==> flow/design.v <==
module enc_bundler(
	input wire 						bundling_features,
    input wire [617-1:0]	bits_to_bundle,
    output wire 					thresholded_bit
    );
	localparam integer ENCODING_BIT_THR = 6;
    logic [1:0] tree_add_lvl_0	[0:307];
    wire  [2:0] tree_add_lvl_1	[0:153];
    wire  [3:0] tree_add_lvl_2	[0:76];
    wire  [4:0] tree_add_lvl_3	[0:38];
    wire  [5:0] tree_add_lvl_4	[0:18];
    wire  [6:0] tree_add_lvl_5	[0:9];
    wire  [7:0] tree_add_lvl_6	[0:4];
    wire  [8:0] tree_add_lvl_7	[0:1];
    wire  [9:0] tree_add_lvl_8;
    wire  [9:0] accumulated_sum;
	always_comb begin
			for (int i = 0; i < 308; i++ ) begin
			  tree_add_lvl_0[i] = bits_to_bundle[2*i] + bits_to_bundle[(2*i)+1];
			end
	end
    for (genvar i = 0; i < 154; i++ ) begin
      assign tree_add_lvl_1[i] = tree_add_lvl_0[2*i] + tree_add_lvl_0[(2*i)+1];
    end
    for (genvar i = 0; i < 77; i++ ) begin
      assign tree_add_lvl_2[i] = tree_add_lvl_1[2*i] + tree_add_lvl_1[(2*i)+1];
    end
    for (genvar i = 0; i < 38; i++ ) begin
      assign tree_add_lvl_3[i] = tree_add_lvl_2[2*i] + tree_add_lvl_2[(2*i)+1];
    end
    assign tree_add_lvl_3[38] = tree_add_lvl_2[76] + bits_to_bundle[616];
    for (genvar i = 0; i < 19; i++ ) begin
      assign tree_add_lvl_4[i] = tree_add_lvl_3[2*i] + tree_add_lvl_3[(2*i)+1];
    end
    for (genvar i = 0; i < 9; i++ ) begin
      assign tree_add_lvl_5[i] = tree_add_lvl_4[2*i] + tree_add_lvl_4[(2*i)+1];
    end
    assign tree_add_lvl_5[9] = tree_add_lvl_4[18] + tree_add_lvl_3[38];
    for (genvar i = 0; i < 5; i++ ) begin
      assign tree_add_lvl_6[i] = tree_add_lvl_5[2*i] + tree_add_lvl_5[(2*i)+1];
    end
    for (genvar i = 0; i < 2; i++ ) begin
      assign tree_add_lvl_7[i] = tree_add_lvl_6[2*i] + tree_add_lvl_6[(2*i)+1];
    end
    assign tree_add_lvl_8 = tree_add_lvl_7[0] + tree_add_lvl_7[1];
    assign accumulated_sum = tree_add_lvl_8 + tree_add_lvl_6[4]; 
    assign thresholded_bit = (accumulated_sum > ENCODING_BIT_THR) ? 1'b1 : 1'b0;
endmodule  
module enc_bundler_top(
	input  wire 						clk,
	input  wire 						nrst,
	input  wire 						bundling_features,
	input  wire [617-1:0]	bits_to_bundle,
	output logic 						encoded_bit
	);
	wire thresholded_bit;
	enc_bundler ENC_BUNDLER(
		.bundling_features					(bundling_features),
		.bits_to_bundle						(bits_to_bundle),
		.thresholded_bit					(thresholded_bit)
	);
	always_ff @(posedge clk or negedge nrst) begin
		if (!nrst) begin
			encoded_bit <= 1'b0;
		end
		else if (bundling_features) begin
			encoded_bit <= thresholded_bit;
		end
		else begin
			encoded_bit <= encoded_bit;
		end
	end
endmodule
# == From RTL to reports: enc_bundler_top ==
# The steps from the RTL of enc_bundler_top to its reports follow in flow order.
# Line numbers count from 1 in the design file above.
# Operators carry their Yosys type and port widths (W data, S select, Z words).
# Library cell names are shortened.
# The mark n/a stands for no value.
# design
design,enc_bundler_top
clock,clk
lib,sky130hd
pvt_corner,tt_025C_1v80

# == Word level ==
# Yosys after proc, flatten, opt, wreduce and memory -nomap, before mapping. Enables and synchronous resets that opt folds into registers are not counted as muxes. Print and check cells are not counted. Equal cells are merged and count once.
# bits
ff_bits,1
input_bits,620
output_inout_bits,1
elab_cells,619
# classes
add_sub_neg,616
compare,1
muxes,1
# ops
cell,n
$add A1 B1 Y2,308
$add A2 B2 Y3,154
$add A3 B3 Y4,77
$add A4 B4 Y5,38
$add A5 B5 Y6,19
$add A6 B6 Y7,9
$add A7 B7 Y8,5
$add A8 B8 Y9,2
$gt A10 B3 Y1 const B,1
$add A10 B8 Y10,1
$add A9 B9 Y10,1
$add A6 B5 Y7,1
$add A4 B1 Y5,1
$mux W1,1

# == Depth ==
# Longest topological path by Yosys (ltp), each cell counted once; first at word level (registers and memories cut), then after technology mapping (sequential cells cut; the memories' decode and read muxes count).
# depth
depth_word,12
ABC_AREA,0
depth_mapped,31
ltp_nobuf,31

# == Mapped cells and area ==
# Yosys stat after the flow's synthesis: flattened, memories mapped to cells. It holds for the ABC_AREA given above (unset counts as 0); a run with the other value may have another netlist.
# The area totals of this step are shown rounded.
# synth_totals
cell_count,1661
area_um2,17000
sequential_area_um2,25
ff_cells,1
# by_type
cell,n,type_area_um2
fa_1,599,1.2E+04
inv_1,938,3.52E+03
ha_1,78,975.936
dfrtp_1,1,25.024
nor2_1,6,22.522
o21ai_0,4,20.019
o2111ai_1,2,17.517
a41oi_2,1,16.266
o41ai_2,1,16.266
a21oi_1,3,15.014
nand2_1,4,15.014
a211oi_2,1,12.512
nor2b_1,2,12.512
nor4_2,1,12.512
a221o_1,1,10.01
mux2i_1,1,10.01
o21ba_1,1,10.01
a221oi_1,1,8.758
# Other cell types: 16; their cells: 16.
# By module: a second synthesis without flattening, with its own total; a netlist apart from the flattened one above.
# unflattened
hier_cells,1660
hier_area_um2,17000
# Rows give one instance, submodules left out.
# modules
module,n_inst,n_cells,area_um2,mod_seq_area_um2
enc_bundler,1,1658,17000,0.0
enc_bundler_top,1,2,40,25

# == Path before layout ==
# Path of least setup slack by OpenSTA after synthesis, without wires, with an ideal clock, recovery checks aside; 20% of the period is set as input and as output delay. Where synthesis merged equal registers, the netlist keeps one of their names.
# synth_path
path_kind,input to register
start,in bits_to_bundle[443]
end,reg encoded_bit
clock_period_ns,12.5
in_delay_ns,2.500
setup_ns,0.139
t_first_pin_ns,2.500
arrival_ns,10.714
required_time_ns,12.361
setup_slack_ns,1.647
delay_ns,8.353
driving_pins,31
period_less_setup_slack_ns,10.853
# "delay_ns" is the arrival time less input delay plus setup time.
# "driving_pins": output pins that drive a net of the path, with the launching flip-flop's if there is one; two outputs of one cell count as two.
# "period_less_setup_slack_ns" = period - worst setup slack (recovery checks aside). The figure is calculated, with input and output delays left at 20% of the set period.
# Between the ends stands the longest chain of elaborated cells between them, by number of cells; it is not shown to be the way that was timed. Of several equally long chains one is given.
# A line is the first line of the expression or statement that the cell stems from. Yosys adds cells for indexed reads and writes and turns some case tables into memories.
# At most two assigning lines are given for a register; there are more.
# synth_via
path_cell_list,fa_1 -> inv_1 -> fa_1 -> inv_1 -> fa_1 -> inv_1 -> fa_1 -> inv_1 -> fa_1 -> inv_1 -> fa_1 -> fa_1 -> inv_1 -> fa_1 -> inv_1 -> fa_1 -> inv_1 -> fa_1 -> inv_1 -> fa_1 -> fa_1 -> fa_1 -> inv_1 -> fa_1 -> inv_1 -> fa_1 -> and2b_1 -> nor4b_1 -> a221o_1 -> nor4_2 -> a41oi_2
elab_chain_len,12
# synth_rtl
element,line_no,rtl
start: declaration,53,"input wire [617-1:0] bits_to_bundle,"
$add A1 B1 Y2,19,tree_add_lvl_0[i] = bits_to_bundle[2*i] + bits_to_bundle[(2*i)+1];
$add A2 B2 Y3,23,assign tree_add_lvl_1[i] = tree_add_lvl_0[2*i] + tree_add_lvl_0[(2*i)+1];
$add A3 B3 Y4,26,assign tree_add_lvl_2[i] = tree_add_lvl_1[2*i] + tree_add_lvl_1[(2*i)+1];
$add A4 B4 Y5,29,assign tree_add_lvl_3[i] = tree_add_lvl_2[2*i] + tree_add_lvl_2[(2*i)+1];
$add A5 B5 Y6,33,assign tree_add_lvl_4[i] = tree_add_lvl_3[2*i] + tree_add_lvl_3[(2*i)+1];
$add A6 B6 Y7,36,assign tree_add_lvl_5[i] = tree_add_lvl_4[2*i] + tree_add_lvl_4[(2*i)+1];
$add A7 B7 Y8,40,assign tree_add_lvl_6[i] = tree_add_lvl_5[2*i] + tree_add_lvl_5[(2*i)+1];
$add A8 B8 Y9,43,assign tree_add_lvl_7[i] = tree_add_lvl_6[2*i] + tree_add_lvl_6[(2*i)+1];
$add A9 B9 Y10,45,assign tree_add_lvl_8 = tree_add_lvl_7[0] + tree_add_lvl_7[1];
$add A10 B8 Y10,46,assign accumulated_sum = tree_add_lvl_8 + tree_add_lvl_6[4];
$gt A10 B3 Y1,47,assign thresholded_bit = (accumulated_sum > ENCODING_BIT_THR) ? 1'b1 : 1'b0;
$mux W1,47,
end: assignment,67,encoded_bit <= thresholded_bit;
end: assignment,70,encoded_bit <= encoded_bit;
end: declaration,54,output logic encoded_bit

# == Timing after layout ==
# From the final timing report of entry A: the path of least setup slack in the routed layout; clock arrival at registers is part of the times.
# layout_path
path_kind,input to register
start,in bits_to_bundle[41]
end,reg encoded_bit
clock_period_ns,19.9
in_delay_ns,3.98
setup_ns,0.14
t_first_pin_ns,3.98
arrival_ns,13.06
required_time_ns,19.76
setup_slack_ns,6.70
driving_pins,26
# Between the ends stands the longest chain of elaborated cells between them, by number of cells; it is not shown to be the way that was timed. Of several equally long chains one is given.
# At most two assigning lines are given for a register; there are more.
# layout_via
path_cell_list,clkdlybuf4s50_1 -> inv_1 -> fa_1 -> inv_1 -> fa_1 -> inv_1 -> fa_1 -> fa_1 -> inv_1 -> fa_1 -> fa_1 -> fa_1 -> fa_1 -> fa_1 -> fa_1 -> fa_1 -> inv_1 -> fa_1 -> fa_1 -> inv_1 -> ha_1 -> a211oi_2 -> o21bai_1 -> o41ai_2 -> mux2i_1 -> a41oi_2
elab_chain_len,12
# layout_rtl
element,line_no,rtl
start: declaration,53,"input wire [617-1:0] bits_to_bundle,"
$add A1 B1 Y2,19,tree_add_lvl_0[i] = bits_to_bundle[2*i] + bits_to_bundle[(2*i)+1];
$add A2 B2 Y3,23,assign tree_add_lvl_1[i] = tree_add_lvl_0[2*i] + tree_add_lvl_0[(2*i)+1];
$add A3 B3 Y4,26,assign tree_add_lvl_2[i] = tree_add_lvl_1[2*i] + tree_add_lvl_1[(2*i)+1];
$add A4 B4 Y5,29,assign tree_add_lvl_3[i] = tree_add_lvl_2[2*i] + tree_add_lvl_2[(2*i)+1];
$add A5 B5 Y6,33,assign tree_add_lvl_4[i] = tree_add_lvl_3[2*i] + tree_add_lvl_3[(2*i)+1];
$add A6 B6 Y7,36,assign tree_add_lvl_5[i] = tree_add_lvl_4[2*i] + tree_add_lvl_4[(2*i)+1];
$add A7 B7 Y8,40,assign tree_add_lvl_6[i] = tree_add_lvl_5[2*i] + tree_add_lvl_5[(2*i)+1];
$add A8 B8 Y9,43,assign tree_add_lvl_7[i] = tree_add_lvl_6[2*i] + tree_add_lvl_6[(2*i)+1];
$add A9 B9 Y10,45,assign tree_add_lvl_8 = tree_add_lvl_7[0] + tree_add_lvl_7[1];
$add A10 B8 Y10,46,assign accumulated_sum = tree_add_lvl_8 + tree_add_lvl_6[4];
$gt A10 B3 Y1,47,assign thresholded_bit = (accumulated_sum > ENCODING_BIT_THR) ? 1'b1 : 1'b0;
$mux W1,47,
end: assignment,67,encoded_bit <= thresholded_bit;
end: assignment,70,encoded_bit <= encoded_bit;
end: declaration,54,output logic encoded_bit

# Record of 3 stored runs of the RTL-to-layout flow on enc_bundler_top, platform sky130hd. The runs are unordered. Constraints: input delay and output delay 20% of the set period each, output load 0.01 pF.
# "timing.achieved_period_ns" means the clock period less the worst setup slack. The figure is calculated, with input and output delays left at 20% of the set period.
# "worst_setup_path_time_ns" is the time allowed to the run's worst setup path (the clock period less input and output delay, where it has them) less its slack. Clock arrival times count: a late capture clock shortens it, a late launch clock lengthens it.
# Results are given in rounded form.
# Settings: . = not set for that run.
run,CELL_PAD_IN_SITES_DETAIL_PLACEMENT,CORE_MARGIN,CORE_UTILIZATION,CTS_CLUSTER_DIAMETER,GPL_ROUTABILITY_DRIVEN,GPL_TIMING_DRIVEN,MAX_ROUTING_LAYER,MIN_ROUTING_LAYER,PLACE_DENSITY_LB_ADDON,SETUP_SLACK_MARGIN,TNS_END_PERCENT,period_ns,CAP_MARGIN,SLEW_MARGIN,CELL_PAD_IN_SITES_GLOBAL_PLACEMENT,CORE_ASPECT_RATIO,CTS_CLUSTER_SIZE,PLACE_DENSITY,worst_setup_slack_ns,worst_setup_path_time_ns,critical_path_kind,holdWs_ns,fin_util_pct,timing.achieved_period_ns,total_negative_slack_ns,design.die.area_um2,synth_chip_area_um2,finalCellArea_um2
entry A,0,3,57,252,1,1,met5,met1,0.18,-1.72,30,19.9,20,20,.,.,.,.,6.7,9.22,input to register,0.58,81,13.201,0.000,32000,17000,24000
entry B,1,3,18,365,1,1,met4,met2,0.15,-0.67,95,15.0,40,30,0,0.54,60,.,2.6,9.43,input to register,0.57,27,12.427,0.000,97000,17000,25000
entry C,.,2,40,.,.,.,.,.,.,.,.,12.5,20,20,.,.,.,0.6,0.81,9.19,input to register,0.56,57,11.689,0.000,44000,17000,24000
